==> flow/design.v <==
module APB_Slave#( parameter DWIDTH = 32, AWIDTH = 5)            
(   input                                      PCLK,             
    input                                   PRESETn,             
    input                                     PSELx,             
    input                                   PENABLE,             
    input                        [AWIDTH-1:0] PADDR,             
    input                                    PWRITE,             
    input                       [DWIDTH-1:0] PWDATA,             
    output reg                  [DWIDTH-1:0] PRDATA,             
    output                                   PREADY,             
    output                                   PSLVERR             
);  
    localparam                  [2:0] IDLE   = 3'b000;           
    localparam                  [2:0] READY  = 3'b001;           
    localparam                  [2:0] READ   = 3'b010;           
    localparam                  [2:0] WRITE  = 3'b011;           
    localparam                  [2:0] ERROR  = 3'b100;           
    reg                           [2:0] current_state;           
    reg                           [2:0]    next_state;           
    reg           [DWIDTH-1:0] mem_arr[2**AWIDTH-1:0];           
    wire          [AWIDTH-1:0]           base_address;           
    wire                                   PADDR_VALID;          
always @(posedge PCLK,negedge PRESETn)
    if(!PRESETn)
        current_state <= IDLE;  
    else
        current_state <= next_state;  
always @(*)
begin
    case(current_state)  
        IDLE : 
                next_state <= PSELx? READY:IDLE;  
        READY: 
                next_state <= !PSELx?                IDLE   
                            : !PADDR_VALID?         ERROR  
                            : !PENABLE?             READY  
                            : !PWRITE?              READ
                            :                       WRITE; 
        WRITE: 
                next_state <= !PSELx?                IDLE   
                            : !PENABLE?             READY  
                            :                       WRITE; 
        READ : 
                next_state <= !PSELx?                IDLE   
                            : !PENABLE?             READY  
                            :                       READ;  
        ERROR: 
                next_state <= PSELx&!PADDR_VALID?   ERROR  
                            : PSELx?                READY  
                            :                       IDLE;  
        default:
                next_state <= IDLE;
    endcase
end
always @(posedge PCLK)
begin
    if(current_state==READY && PSELx && PENABLE && PWRITE)
        mem_arr[PADDR] <= PWDATA;
end
always @(*)
begin
    if(current_state==READY && PSELx && PENABLE && !PWRITE)
        PRDATA = mem_arr[PADDR];
    else
        PRDATA = {DWIDTH{1'b0}};
end
    assign base_address[AWIDTH-1:0] = 'b0;
    assign PADDR_VALID = (PADDR>base_address) || (PADDR<(2**AWIDTH-1+base_address));
    assign PREADY= (current_state==READY);
    assign PSLVERR= (current_state==ERROR);
endmodule
# From RTL to reports: APB_Slave
# Each step is given for the RTL above and for the edited RTL.
# Lines under "orig" count in the file above, lines under "edited" in the edited file.
# "diff" is "edited" less "orig", of the values as shown; "rel_change_pct" is that difference over "orig", in percent.
# A cell with -- has no value.
[design]
top = "APB_Slave"
clock = "PCLK"
library = "sky130hd"
corner = "tt_025C_1v80"

# Edit of the RTL
# Unified diff, file above to edited file.
# A script made this edit. It changes what the design does and was not meant as an optimisation.
# begin of diff
@@ -66,5 +66,5 @@
 end
     assign base_address[AWIDTH-1:0] = 'b0;
-    assign PADDR_VALID = (PADDR>base_address) || (PADDR<(2**AWIDTH-1+base_address));
+    assign PADDR_VALID = (PADDR>base_address) || (PADDR==(2**AWIDTH-1+base_address));
     assign PREADY= (current_state==READY);
     assign PSLVERR= (current_state==ERROR);
# end of diff

# Word-level counts
# Counts by Yosys on the flattened word-level netlist (proc, flatten, opt, wreduce; memories kept). Register bits leave out memories and registers merged into their read ports (data or address); mux counts leave out enables and synchronous resets folded into registers. Print and check cells are left out. Cells with the same type and inputs are merged into one.
# Memory sizes are those after Yosys's memory passes, which may raise the word count (mostly to a power of two), join words into wider ones and drop unused or constant bits.
[bits]
columns = ["item", "orig", "edited", "diff", "rel_change_pct"]
rows = [
  ["out_inout_bits", 34, 34, 0, 0.00],
  ["ramBits", 1024, 1024, 0, 0.00],
  ["mem_count", 1, 1, 0, 0.00],
  ["register_bits", 3, 3, 0, 0.00],
  ["elab_cells", 32, 32, 0, 0.00],
  ["inputBits", 42, 42, 0, 0.00],
]
[memory_table]
columns = ["item", "orig", "edited"]
rows = [
  ["memory_list", "mem_arr 32x32 r1 w1", "mem_arr 32x32 r1 w1"],
]
[classes]
columns = ["item", "orig", "edited", "diff", "rel_change_pct"]
rows = [
  ["muxes", 15, 15, 0, 0.00],
  ["logic", 1, 1, 0, 0.00],
  ["eq_ne", 4, 5, 1, 25.00],
  ["reduce_and_logical", 8, 8, 0, 0.00],
  ["compare", 2, 1, -1, -50.00],
]
[ops]
columns = ["cell", "orig", "edited", "diff", "rel_change_pct"]
rows = [
  ["less-than comparator 5 bit with constant B", 1, 0, -1, -100.00],
  ["== test 5 bit with constant B", 0, 1, 1, "--"],
  ["2-to-1 mux 2 bit", 5, 5, 0, 0.00],
  ["logical AND 1 bit", 4, 4, 0, 0.00],
  ["2-to-1 mux 1 bit", 3, 3, 0, 0.00],
  ["2-to-1 mux 3 bit", 3, 3, 0, 0.00],
  ["== test 3 x 2 -> 1 bit with constant B", 2, 2, 0, 0.00],
  ["logical NOT 1 bit", 2, 2, 0, 0.00],
  ["2-to-1 mux 32 bit", 2, 2, 0, 0.00],
  ["bitwise AND 1 bit", 1, 1, 0, 0.00],
  ["== test 3 x 1 -> 1 bit with constant B", 1, 1, 0, 0.00],
  ["== test 3 bit with constant B", 1, 1, 0, 0.00],
  ["> comparator 5 x 1 -> 1 bit with constant B", 1, 1, 0, 0.00],
  ["logical NOT 3 bit", 1, 1, 0, 0.00],
  ["logical OR 1 bit", 1, 1, 0, 0.00],
  ["2-to-1 mux 5 bit", 1, 1, 0, 0.00],
  ["parallel mux 3 bit (select 5 bit)", 1, 1, 0, 0.00],
]

# Logic depth
# Depth = most cells in a row (Yosys ltp): at word level without a register or memory, in the mapped netlist without a sequential cell, where the memories' decode and read muxes count.
[depth]
columns = ["item", "orig", "edited", "diff", "rel_change_pct"]
rows = [
  ["ltp_word", 6, 6, 0, 0.00],
  ["ABC_AREA", "0", "0", "--", "--"],
  ["depth_mapped", 8, 8, 0, 0.00],
  ["ltp_nobuf", 4, 4, 0, 0.00],
]

# Netlist
# Source: synth_stat.txt of the flow (Yosys; design flattened, memories mapped). It holds for the ABC_AREA given above (unset counts as 0); a run with the other value may have another netlist.
[types]
columns = ["type", "orig", "edited", "diff", "rel_change_pct"]
rows = [
  ["sky130_fd_sc_hd__nor2_1", 97, 33, -64, -65.98],
  ["sky130_fd_sc_hd__a31oi_1", 32, 0, -32, -100.00],
  ["sky130_fd_sc_hd__nor4_1", 32, 64, 32, 100.00],
  ["sky130_fd_sc_hd__a21oi_1", 1, 33, 32, 3200.00],
  ["sky130_fd_sc_hd__buf_6", 9, 5, -4, -44.44],
  ["sky130_fd_sc_hd__buf_2", 68, 71, 3, 4.41],
  ["sky130_fd_sc_hd__o22ai_1", 254, 256, 2, 0.79],
  ["sky130_fd_sc_hd__nand2_1", 5, 3, -2, -40.00],
  ["sky130_fd_sc_hd__o22ai_2", 2, 0, -2, -100.00],
  ["sky130_fd_sc_hd__clkbuf_2", 0, 2, 2, "--"],
  ["sky130_fd_sc_hd__o21ai_0", 0, 2, 2, "--"],
  ["sky130_fd_sc_hd__clkbuf_1", 48, 47, -1, -2.08],
  ["sky130_fd_sc_hd__nor3_1", 6, 5, -1, -16.67],
  ["sky130_fd_sc_hd__nand3_1", 3, 4, 1, 33.33],
  ["sky130_fd_sc_hd__inv_1", 2, 3, 1, 50.00],
  ["sky130_fd_sc_hd__buf_1", 1, 2, 1, 100.00],
  ["sky130_fd_sc_hd__conb_1", 1, 0, -1, -100.00],
  ["sky130_fd_sc_hd__o211a_1", 0, 1, 1, "--"],
]
# Not every row of either side is listed.
[synth_totals]
columns = ["item", "orig", "edited", "diff", "rel_change_pct"]
rows = [
  ["ff_cells", 1029, 1029, 0, 0.00],
  ["n_buf", 129, 130, 1, 0.78],
  ["mapped_area_um2", 39335.2, 39243.9, -91.3, -0.23],
  ["sequential_area_um2", 30875.9, 30875.9, 0.0, 0.00],
  ["cells", 2130, 2101, -29, -1.36],
]

# Timing after synthesis
# OpenSTA on the mapped netlist: ideal clock, no wires. The path of least setup slack (recovery checks aside). Input and output delay are each 20% of the period. Register names are those of the netlist, which keeps one name where synthesis merged equal registers.
[synth_path]
columns = ["item", "orig", "edited", "diff", "rel_change_pct"]
rows = [
  ["path_type", "input port to flip-flop", "input port to flip-flop", "--", "--"],
  ["start", "in PADDR[1]", "in PADDR[1]", "--", "--"],
  ["end", "mem mem_arr[27][0]", "mem mem_arr[27][0]", "--", "--"],
  ["path_stages", 6, 6, 0, 0.00],
  ["tclk_ns", 5.5, 5.5, 0.0, 0.00],
  ["arrival_ns", 4.313, 4.330, 0.017, 0.39],
  ["required_time_ns", 5.039, 5.039, 0.000, 0.00],
  ["delay_ns", 3.674, 3.691, 0.017, 0.46],
  ["t_first_pin_ns", 1.100, 1.100, 0.000, 0.00],
  ["path_buffers", 4, 4, 0, 0.00],
  ["setup_slack_ns", 0.726, 0.709, -0.017, "--"],
  ["setup_time_ns", 0.461, 0.461, 0.000, "--"],
  ["synth_period_reached_ns", 4.774, 4.791, 0.017, 0.36],
]
# "delay_ns" = arrival - input delay + setup time.
# "path_stages": output pins that drive a net of the path, with the launching flip-flop's if there is one; two outputs of one cell count as two.
# "synth_period_reached_ns" is the clock period less the worst setup slack; recovery checks do not enter. This is arithmetic on one report: input and output delays are still those of the set period (20% each).
# The rows between start and end are the longest chain of elaborated cells between them; the timing report does not say that the signal goes this way. Where chains are equally long, one stands for them.
# Each line given opens the expression or statement behind the cell; cells for indexed reads and writes are added by Yosys, which also makes memories of some case tables.
[synth_between_orig]
cell_sequence = "sky130_fd_sc_hd__buf_2 sky130_fd_sc_hd__buf_2 sky130_fd_sc_hd__buf_2 sky130_fd_sc_hd__buf_2 sky130_fd_sc_hd__nand3_1 sky130_fd_sc_hd__nor3_1"
elab_chain_len = 1
cone_cells = 1
[synth_lines_orig]
columns = ["item", "line", "source"]
rows = [
  ["from (decl)", 6, "input                        [AWIDTH-1:0] PADDR,"],
  ["2-to-1 mux 5 bit", 57, "if(current_state==READY && PSELx && PENABLE && PWRITE)"],
  ["to (decl)", 20, "reg           [DWIDTH-1:0] mem_arr[2**AWIDTH-1:0];"],
]
[synth_between_edited]
cell_sequence = "sky130_fd_sc_hd__buf_2 sky130_fd_sc_hd__buf_2 sky130_fd_sc_hd__buf_2 sky130_fd_sc_hd__buf_2 sky130_fd_sc_hd__nand3_1 sky130_fd_sc_hd__nor3_1"
elab_chain_len = 1
cone_cells = 1
[synth_lines_edited]
columns = ["item", "line", "source"]
rows = [
  ["from (decl)", 6, "input                        [AWIDTH-1:0] PADDR,"],
  ["2-to-1 mux 5 bit", 57, "if(current_state==READY && PSELx && PENABLE && PWRITE)"],
  ["to (decl)", 20, "reg           [DWIDTH-1:0] mem_arr[2**AWIDTH-1:0];"],
]

# Path in the finished layout
# From the final timing report of the runs of pair A: the path of least setup slack in the routed layout; clock arrival at registers is part of the times.
[layout_path]
columns = ["item", "orig", "edited", "diff", "rel_change_pct"]
rows = [
  ["path_type", "input port to output port", "input port to output port", "--", "--"],
  ["start", "in PADDR[4]", "in PADDR[0]", "--", "--"],
  ["end", "out PRDATA[13]", "out PRDATA[1]", "--", "--"],
  ["output_delay_ns", 1.09, 1.09, 0.00, 0.00],
  ["arrival_ns", 4.16, 4.26, 0.10, 2.40],
  ["path_stages", 8, 8, 0, 0.00],
  ["path_buffers", 4, 4, 0, 0.00],
  ["setup_slack_ns", 0.20, 0.10, -0.10, "--"],
  ["tclk_ns", 5.45, 5.45, 0.00, 0.00],
  ["t_first_pin_ns", 1.09, 1.09, 0.00, 0.00],
  ["required_time_ns", 4.36, 4.36, 0.00, 0.00],
]
# The rows between start and end are the longest chain of elaborated cells between them; the timing report does not say that the signal goes this way. Where chains are equally long, one stands for them.
# A memory read counts as a cell of the chain, while the word-level depth stops at memories.
[layout_between_orig]
cell_sequence = "sky130_fd_sc_hd__clkdlybuf4s50_1 sky130_fd_sc_hd__or4_2 sky130_fd_sc_hd__buf_12 sky130_fd_sc_hd__o22ai_1 sky130_fd_sc_hd__nor4_1 sky130_fd_sc_hd__buf_4 sky130_fd_sc_hd__a31oi_1 sky130_fd_sc_hd__clkdlybuf4s50_1"
elab_chain_len = 2
cone_cells = 2
[layout_lines_orig]
columns = ["item", "line", "source"]
rows = [
  ["from (decl)", 6, "input                        [AWIDTH-1:0] PADDR,"],
  ["memory read (32 x 32 bit)", 20, "reg           [DWIDTH-1:0] mem_arr[2**AWIDTH-1:0];"],
  ["2-to-1 mux 32 bit", 62, "if(current_state==READY && PSELx && PENABLE && !PWRITE)"],
  ["to (decl)", 9, "output reg                  [DWIDTH-1:0] PRDATA,"],
]
[layout_between_edited]
cell_sequence = "sky130_fd_sc_hd__clkdlybuf4s50_1 sky130_fd_sc_hd__or4_2 sky130_fd_sc_hd__buf_4 sky130_fd_sc_hd__buf_4 sky130_fd_sc_hd__o22ai_1 sky130_fd_sc_hd__nor4_1 sky130_fd_sc_hd__a21oi_1 sky130_fd_sc_hd__clkdlybuf4s50_1"
elab_chain_len = 2
cone_cells = 2
[layout_lines_edited]
columns = ["item", "line", "source"]
rows = [
  ["from (decl)", 6, "input                        [AWIDTH-1:0] PADDR,"],
  ["memory read (32 x 32 bit)", 20, "reg           [DWIDTH-1:0] mem_arr[2**AWIDTH-1:0];"],
  ["2-to-1 mux 32 bit", 62, "if(current_state==READY && PSELx && PENABLE && !PWRITE)"],
  ["to (decl)", 9, "output reg                  [DWIDTH-1:0] PRDATA,"],
]

# Measured runs
# Runs of the flow (Yosys, OpenROAD) on both versions; the two runs of a pair have the same settings. The constraints put input and output delay at 20% of the set period each and load the outputs with 0.01 pF.
[flow_settings_pair_A]
period_ns = 5.45
CAP_MARGIN = 20
CORE_MARGIN = 2
CORE_UTILIZATION = 40
SLEW_MARGIN = 20
[measured_pair_A]
columns = ["item", "orig", "edited", "diff", "rel_change_pct"]
rows = [
  ["power_w", 0.015922, 0.016309, 0.000387, 2.43],
  ["tns_setup_ns", 0.000, 0.000, 0.000, "--"],
  ["yosys_chip_area_um2", 39335.2, 39243.9, -91.3, -0.23],
  ["layout_utilization_pct", 46.6, 47.3, 0.7, "--"],
  ["ws_hold_ns", 0.514, 0.525, 0.011, "--"],
  ["achieved_clock_period_ns", 5.250, 5.345, 0.095, 1.81],
  ["finish.stdcell_area_um2", 45678.8, 45880.3, 201.5, 0.44],
  ["fin_ws_ns", 0.200, 0.105, -0.095, "--"],
  ["design_die_area_um2", 100863.0, 100632.0, -231.0, -0.23],
]
[flow_settings_pair_B]
CAP_MARGIN = 0
CORE_UTILIZATION = 50
MAX_ROUTING_LAYER = "met4"
PLACE_DENSITY_LB_ADDON = 0.23
SETUP_SLACK_MARGIN = 0.19
period_ns = 5.88
CORE_MARGIN = 2
SLEW_MARGIN = 20
[measured_pair_B]
columns = ["item", "orig", "edited", "diff", "rel_change_pct"]
rows = [
  ["power_w", 0.01509, 0.014884, -0.000206, -1.37],
  ["tns_setup_ns", 0.000, 0.000, 0.000, "--"],
  ["yosys_chip_area_um2", 39335.2, 39243.9, -91.3, -0.23],
  ["layout_utilization_pct", 58.4, 58.3, -0.1, "--"],
  ["ws_hold_ns", 0.533, 0.555, 0.022, "--"],
  ["achieved_clock_period_ns", 5.639, 5.603, -0.036, -0.64],
  ["finish.stdcell_area_um2", 45369.8, 45259.7, -110.1, -0.24],
  ["fin_ws_ns", 0.241, 0.277, 0.036, "--"],
  ["design_die_area_um2", 80928.9, 80744.1, -184.8, -0.23],
]
# "achieved_clock_period_ns" = clock period - worst setup slack. The figure is calculated, with input and output delays left at 20% of the set period.
# "power_w" rests on the timing tool's default activity at the inputs, not on a simulated workload.
